==> flow/design.v <==
`timescale 1ns / 1ps
module signalReceive(clk, rst, SCK, MOSI, byteReceived, dataByte, SSEL);
input clk;
input rst;
input SCK, SSEL, MOSI;
output byteReceived;
output [7:0] dataByte;
reg [2:0] bitcnt;
reg byte_received;   
reg [7:0] byte_data_received;
assign byteReceived = byte_received;
assign dataByte = byte_data_received;
reg [2:0] SCKr;  
reg [2:0] SSELr;  
reg [1:0] MOSIr; 
always @(posedge clk) 
begin
  if (rst)
    SCKr <= 3'b000;
  else
    SCKr <= {SCKr[1:0], SCK};
end
wire SCK_risingedge = (SCKr[2:1]==2'b01);   
wire SCK_fallingedge = (SCKr[2:1]==2'b10);   
always @(posedge clk) 
begin
  if (rst)
    SSELr <= 3'b111;
  else
    SSELr <= {SSELr[1:0], SSEL};
end
wire SSEL_active = ~SSELr[1];   
wire SSEL_startmessage = (SSELr[2:1]==2'b10);   
wire SSEL_endmessage = (SSELr[2:1]==2'b01);   
always @(posedge clk) 
begin
  MOSIr <= {MOSIr[0], MOSI};
end
wire MOSI_data = MOSIr[1];
always @(posedge clk)
begin
  if(rst)
  begin
    bitcnt <= 3'b000;
  end
  else if(~SSEL_active)
  begin
    bitcnt <= 3'b000;
  end
  else
  begin
    if(SCK_risingedge)
    begin
      bitcnt <= bitcnt + 3'b001;
      byte_data_received <= {byte_data_received[6:0], MOSI_data};
    end
  end
end
always @(posedge clk)
begin    
  if (rst)
    byte_received <= 1'b0;
  else
    byte_received <= SSEL_active && SCK_risingedge && (bitcnt==3'b111);
end 
endmodule
module sending(clk, rst, SCK, MISO, SSEL, data, signalReceived, byteSent);
input clk;
input rst;
input SCK;
output MISO;
input SSEL;
input [7:0] data;
input signalReceived;
output byteSent;
reg byte_sent;
assign byteSent = byte_sent;
reg [7:0] byte_data_sent;
reg byte_sent_2clk;
reg [2:0] cnt;
reg [2:0] SCKr;  
always @(posedge clk) 
begin
 if (rst)
   SCKr <= 3'b000;
 else
   SCKr <= {SCKr[1:0], SCK};
end
wire SCK_risingedge = (SCKr[2:1]==2'b01);   
wire SCK_fallingedge = (SCKr[2:1]==2'b10);   
reg [2:0] SSELr;  
always @(posedge clk) 
begin
  if (rst)
    SSELr <= 3'b111;
  else
    SSELr <= {SSELr[1:0], SSEL};
end
wire SSEL_active = ~SSELr[1];   
wire SSEL_startmessage = (SSELr[2:1]==2'b10);   
wire SSEL_endmessage = (SSELr[2:1]==2'b01);   
always @(posedge clk) 
begin
  if(rst)
  begin
    cnt <= 3'b000;
    byte_data_sent <= 8'h00;
  end
  else if(signalReceived)
  begin
    if(~SSEL_active) 
    begin
      cnt<=3'b000;   
    end
    else
    begin
      if(byte_sent_2clk)
      begin
        byte_data_sent <= data;
      end
      if(SCK_risingedge)
      begin
        cnt <= cnt + 3'b001;
        byte_data_sent <= {byte_data_sent[6:0], 1'b0};
      end
    end
  end
end
always @(posedge clk)
begin
  if(rst)
  begin
    byte_sent_2clk <= 1'b0;
    byte_sent <= 1'b0;
  end
  else if(signalReceived)
  begin
    if (byte_sent_2clk)
    begin
      byte_sent_2clk <= 1'b0;
    end
    if (byte_sent)
    begin
      byte_sent_2clk <= 1'b1;
      byte_sent <= SSEL_active && SCK_risingedge && (cnt==3'b111);
    end
    else
    begin
      byte_sent <= SSEL_active && SCK_risingedge && (cnt==3'b111);
    end
  end
end
assign MISO = byte_data_sent[7];   
endmodule
`timescale 1ns / 1ps
module signalProcess(clk, rst, SCK, MOSI, MISO, SSEL);
input clk;
input rst;
input SCK, SSEL, MOSI;
output MISO;
wire [7:0] dataByte;
wire [7:0] sendByte;
reg [7:0] compressedX [63:0];
reg [6:0] inputCounter;
wire byte_received;
reg signalReceived;
wire byteSent;
integer i;
integer j;
assign sendByte = compressedX[j[5:0]];
signalReceive srA(.clk(clk), .rst(rst), .SCK(SCK), .MOSI(MOSI), .byteReceived(byte_received), .dataByte(dataByte), .SSEL(SSEL));
always @(posedge clk)
begin 
  if(rst)
  begin
    i <= 0;
    inputCounter <= 7'b0000000;
  end
  else if(~signalReceived)
  begin
    if(byte_received)
    begin
      i <= i+1;
      inputCounter <= inputCounter + 7'b0000001; 
    end
  end
end
always @(posedge clk)
begin 
  if(~rst && ~signalReceived && byte_received && i >= 0 && i < 64)
    compressedX[i[5:0]] <= dataByte;
end
always @(posedge clk)
begin
  if(rst)
    signalReceived <= 1'b0;
  else
    signalReceived <= (inputCounter == 7'b1000000);
end
sending sB(.clk(clk), .rst(rst), .SCK(SCK), .MISO(MISO), .SSEL(SSEL), .data(sendByte), .signalReceived(signalReceived), .byteSent(byteSent));
always @(posedge clk)
begin
  if(rst)
    j <= -1;
  else if(signalReceived)
  begin
    if(byteSent)
    begin
      j <= j+1;
    end 
  end
end
endmodule
From RTL to reports: signalProcess
The steps from the RTL of signalProcess to its reports follow in flow order.
Line numbers count from 1 in the design file above.
Library cell names are shortened.
Not given: --

set-up
  top = signalProcess
  clock input = clk
  standard-cell library = sky130hd
  timing corner = tt_025C_1v80

Word level
Source: Yosys, flattened and elaborated, memories not mapped. Widths are those after wreduce. Print and check cells do not count. Equal cells are merged and count once.
Yosys's memory passes give these memory sizes; they may raise the number of words (mostly to a power of two), join words into wider ones and drop unused or constant bits.

word-level totals
  output and inout bits = 1
  input bits = 5
  register bits = 109
  cells after elaboration = 59
  memories = 1
  clocked read ports x word width = 8
  RAM bits = 512

memory list
  name         depth  bits a word  rd ports  wr ports  line  RTL
  compressedX  64     8            1         1         163   reg [7:0] compressedX [63:0];

cells by class
  add/subtract/negate cells = 5
  equality and inequality tests = 5
  $lt $le $gt $ge = 2
  reduce/logical cells = 16
  bitwise logic cells = 4
  mux-type cells = 10

operator list
  kind                                                         number
  adder 32 x 2 -> 32 bit with constant B                       2
  greater-or-equal comparator 32 x 1 -> 1 bit with constant B  1
  less-than comparator 32 x 8 -> 1 bit with constant B         1
  2-to-1 mux 8 bit                                             3
  2-to-1 mux 6 bit                                             3
  logical AND 1 bit                                            8
  adder 7 x 1 -> 7 bit with constant B                         1
  == test 7 bit with constant B                                1
  AND reduction 2 bit                                          3
  adder 3 x 1 -> 3 bit with constant B                         2
  == test 3 bit with constant B                                2
  AND reduction 3 bit                                          2
  2-to-1 mux 3 bit                                             2
  inverter 1 bit                                               4
  == test 2 x 1 -> 1 bit with constant B                       2
  nonzero test 2 bit                                           2
  OR reduction 2 bit                                           1
  2-to-1 mux 1 bit                                             2

Depth
Depth = most cells in a row (Yosys ltp): at word level without a register or memory, in the mapped netlist without a sequential cell, where the memories' decode and read muxes count.

depth
  depth after elaboration = 6
  ABC_AREA = 0
  depth in mapped cells = 8
  depth with buffers taken out = 6

Synthesis result
Yosys stat after the flow's synthesis: flattened, memories mapped to cells. It holds for the ABC_AREA given above (unset counts as 0); a run with the other value may have another netlist.
The area totals of this step are shown rounded.

synthesis totals
  flip-flop cells = 596
  area of sequential cells = 17140 um^2
  buffer cells = 69
  chip area (Yosys) = 23390 um^2
  cell count = 1317

cells by type
  cell      number  area in all (um^2)
  edfxtp_1  520     1.56E+04
  mux4_2    126     2.84E+03
  dfxtp_1   76      1.52E+03
  nor2_1    131     491.722
  nand2_1   83      311.549
  mux2i_1   27      270.259
  xnor2_1   19      166.41
  nand3_1   29      145.139
  xor2_1    15      131.376
  o21ai_0   24      120.115
  ha_1      9       112.608
  buf_2     21      105.101
  clkbuf_1  28      105.101
  a21oi_1   20      100.096
  nand4_1   16      100.096
  nor4_1    16      100.096
  nor2b_1   12      75.072
  or3_1     12      75.072

Not listed: further types 36, cells in them 133.
The figures by module come from a second, unflattened synthesis with its own total; it is not the netlist above.

second synthesis, totals
  cell total of the unflattened synthesis = 1302
  area (unflattened synthesis) = 23580 um^2

Each row is one instance without its submodules.

by module
  module         area (um^2)  instances  cells
  signalProcess  22140        1          1175
  sending        844.6        1          92
  signalReceive  590.6        1          35

Path before layout
Path of least setup slack by OpenSTA after synthesis, without wires, with an ideal clock, recovery checks aside; 20% of the period is set as input and as output delay. Where synthesis merged equal registers, the netlist keeps one of their names.

timing path post-synthesis
  kind = input-to-reg
  start = input rst
  end = memory compressedX[58][0]
  arrival = 3.323 ns
  clock period = 10.0 ns
  path slack = 6.306 ns
  setup time = 0.370 ns
  external input delay = 2.000 ns
  required time = 9.630 ns
  path delay = 1.693 ns
  driving pins on the path = 5
  path buffers = 0
  synthesis period reached = 3.694 ns

"path delay" is the arrival time less input delay plus setup time.
"driving pins on the path" counts driving pins, that of a launching flip-flop among them; a cell with two outputs on the path counts twice.
"synthesis period reached" = period - worst setup slack (recovery checks aside). The figure is calculated, with input and output delays left at 20% of the set period.
The rows between start and end are the longest chain of elaborated cells between them; the timing report does not say that the signal goes this way. Where chains are equally long, one stands for them.
A line is the first line of the expression or statement that the cell stems from. Yosys adds cells for indexed reads and writes and turns some case tables into memories.
Only ways into the end's enable, where the timed path ends, are counted here.

on the way, post-synthesis
  path through = nor4_1 -> nand4_1 -> nor2_1 -> nand4_1 -> nor2_1
  cells in the longest elaborated chain = 6
  elaborated cells on any way between the ends = 7

ends and longest elaborated chain, post-synthesis
  item                            line  RTL
  from (decl)                     158   input rst;
  inverter 1 bit                  190   if(~rst && ~signalReceived && byte_received && i >= 0 && i < 64)
  logical AND 1 bit (4 in a row)  190
  2-to-1 mux 6 bit                190
  to (decl)                       163   reg [7:0] compressedX [63:0];

Path in the finished layout
From the final timing report of run A: the path of least setup slack in the routed layout; clock arrival at registers is part of the times.

timing path post-layout
  kind = reg-to-reg
  start = register i[22]
  end = memory compressedX[34][0]
  driving pins on the path = 6
  path buffers = 0
  path slack = 1.62 ns
  arrival = 3.59 ns
  clock period = 4.97 ns
  setup time = 0.37 ns
  required time = 5.20 ns

The rows between start and end are the longest chain of elaborated cells between them; the timing report does not say that the signal goes this way. Where chains are equally long, one stands for them.
Only ways into the end's enable, where the timed path ends, are counted here.

on the way, post-layout
  path through = dfxtp_1 -> nor4_1 -> nand4_1 -> nor2_1 -> nand4_1 -> nor2_1
  cells in the longest elaborated chain = 4
  elaborated cells on any way between the ends = 6

ends and longest elaborated chain, post-layout
  item                                         line  RTL
  from (decl)                                  168   integer i;
  from (assign)                                176   i <= 0;
  from (assign)                                183   i <= i+1;
  greater-or-equal comparator 32 x 1 -> 1 bit  190   if(~rst && ~signalReceived && byte_received && i >= 0 && i < 64)
  logical AND 1 bit (2 in a row)               190
  2-to-1 mux 6 bit                             190
  to (decl)                                    163   reg [7:0] compressedX [63:0];

Memo
Re: implementation data of signalProcess

2 stored runs of signalProcess in the flow (synthesis by Yosys, layout by OpenROAD, sky130hd cells), in arbitrary order. Constraints: input delay and output delay 20% of the set period each, output load 0.01 pF.
"achieved clock period" is the run's clock period less its worst setup slack. It is reckoned from that one timing run; input and output delays stay at 20% of the period that was set.
"worst setup path time": the worst setup path's part of the clock period (all of it between registers, 20% less for each end at a port) less its slack. A launch clock that arrives late makes it longer, a capture clock that arrives late makes it shorter.
"power": no workload was simulated; the value follows from the tool's default switching activity.
Values from the reports are rounded here.

Run A
==> flow/run.sh <==
#!/bin/bash
# the make line also repeats the synthesis and layout settings of config.mk as NAME=value (left out here)
make -C /OpenROAD-flow-scripts/flow DESIGN_CONFIG=/design/flow/config.mk WORK_HOME=/design/flow/orfs CLKGATE_MAP_FILE= finish
==> flow/config.mk <==
export PLATFORM = sky130hd
export DESIGN_NAME = signalProcess
export DESIGN_NICKNAME = signalProcess
export VERILOG_FILES = /design/flow/design.v
export SDC_FILE = /design/flow/constraint.sdc
export NUM_CORES = 4
export LEC_CHECK = 0
export CAP_MARGIN = 35
export CELL_PAD_IN_SITES_DETAIL_PLACEMENT = 0
export CORE_MARGIN = 3
export CORE_UTILIZATION = 66
export CTS_CLUSTER_DIAMETER = 330
export PLACE_DENSITY_LB_ADDON = 0.06
export SLEW_MARGIN = 25
==> flow/constraint.sdc <==
create_clock -name core_clock -period 4.97 [get_ports {clk}]
set_input_delay 0.9940 -clock core_clock [delete_from_list [all_inputs] [get_ports {clk}]]
set_output_delay 0.9940 -clock core_clock [all_outputs]
set_load 0.01 [all_outputs]

==> results of run A <==
chip area after synthesis (Yosys): 23390 um^2
die area: 37730 um^2
standard-cell area of the final layout: 25730 um^2
utilization: 0.741
worst setup slack after layout: 1.619 ns
total negative slack: 0.000 ns
worst hold slack: 0.333 ns
power: 9581 µW
achieved clock period: 3.351 ns
worst setup path time: 3.35 ns
worst setup path kind: reg-to-reg

Run B
==> flow/run.sh <==
#!/bin/bash
# the make line also repeats the synthesis and layout settings of config.mk as NAME=value (left out here)
make -C /OpenROAD-flow-scripts/flow DESIGN_CONFIG=/design/flow/config.mk WORK_HOME=/design/flow/orfs CLKGATE_MAP_FILE= finish
==> flow/config.mk <==
export PLATFORM = sky130hd
export DESIGN_NAME = signalProcess
export DESIGN_NICKNAME = signalProcess
export VERILOG_FILES = /design/flow/design.v
export SDC_FILE = /design/flow/constraint.sdc
export NUM_CORES = 4
export LEC_CHECK = 0
export CAP_MARGIN = 20
export CORE_MARGIN = 2
export CORE_UTILIZATION = 22
export SLEW_MARGIN = 20
==> flow/constraint.sdc <==
create_clock -name core_clock -period 4.54 [get_ports {clk}]
set_input_delay 0.9080 -clock core_clock [delete_from_list [all_inputs] [get_ports {clk}]]
set_output_delay 0.9080 -clock core_clock [all_outputs]
set_load 0.01 [all_outputs]

==> results of run B <==
chip area after synthesis (Yosys): 23390 um^2
die area: 108900 um^2
standard-cell area of the final layout: 27360 um^2
utilization: 0.26
worst setup slack after layout: 1.406 ns
total negative slack: 0.000 ns
worst hold slack: 0.329 ns
power: 10840 µW
achieved clock period: 3.134 ns
worst setup path time: 3.13 ns
worst setup path kind: reg-to-reg
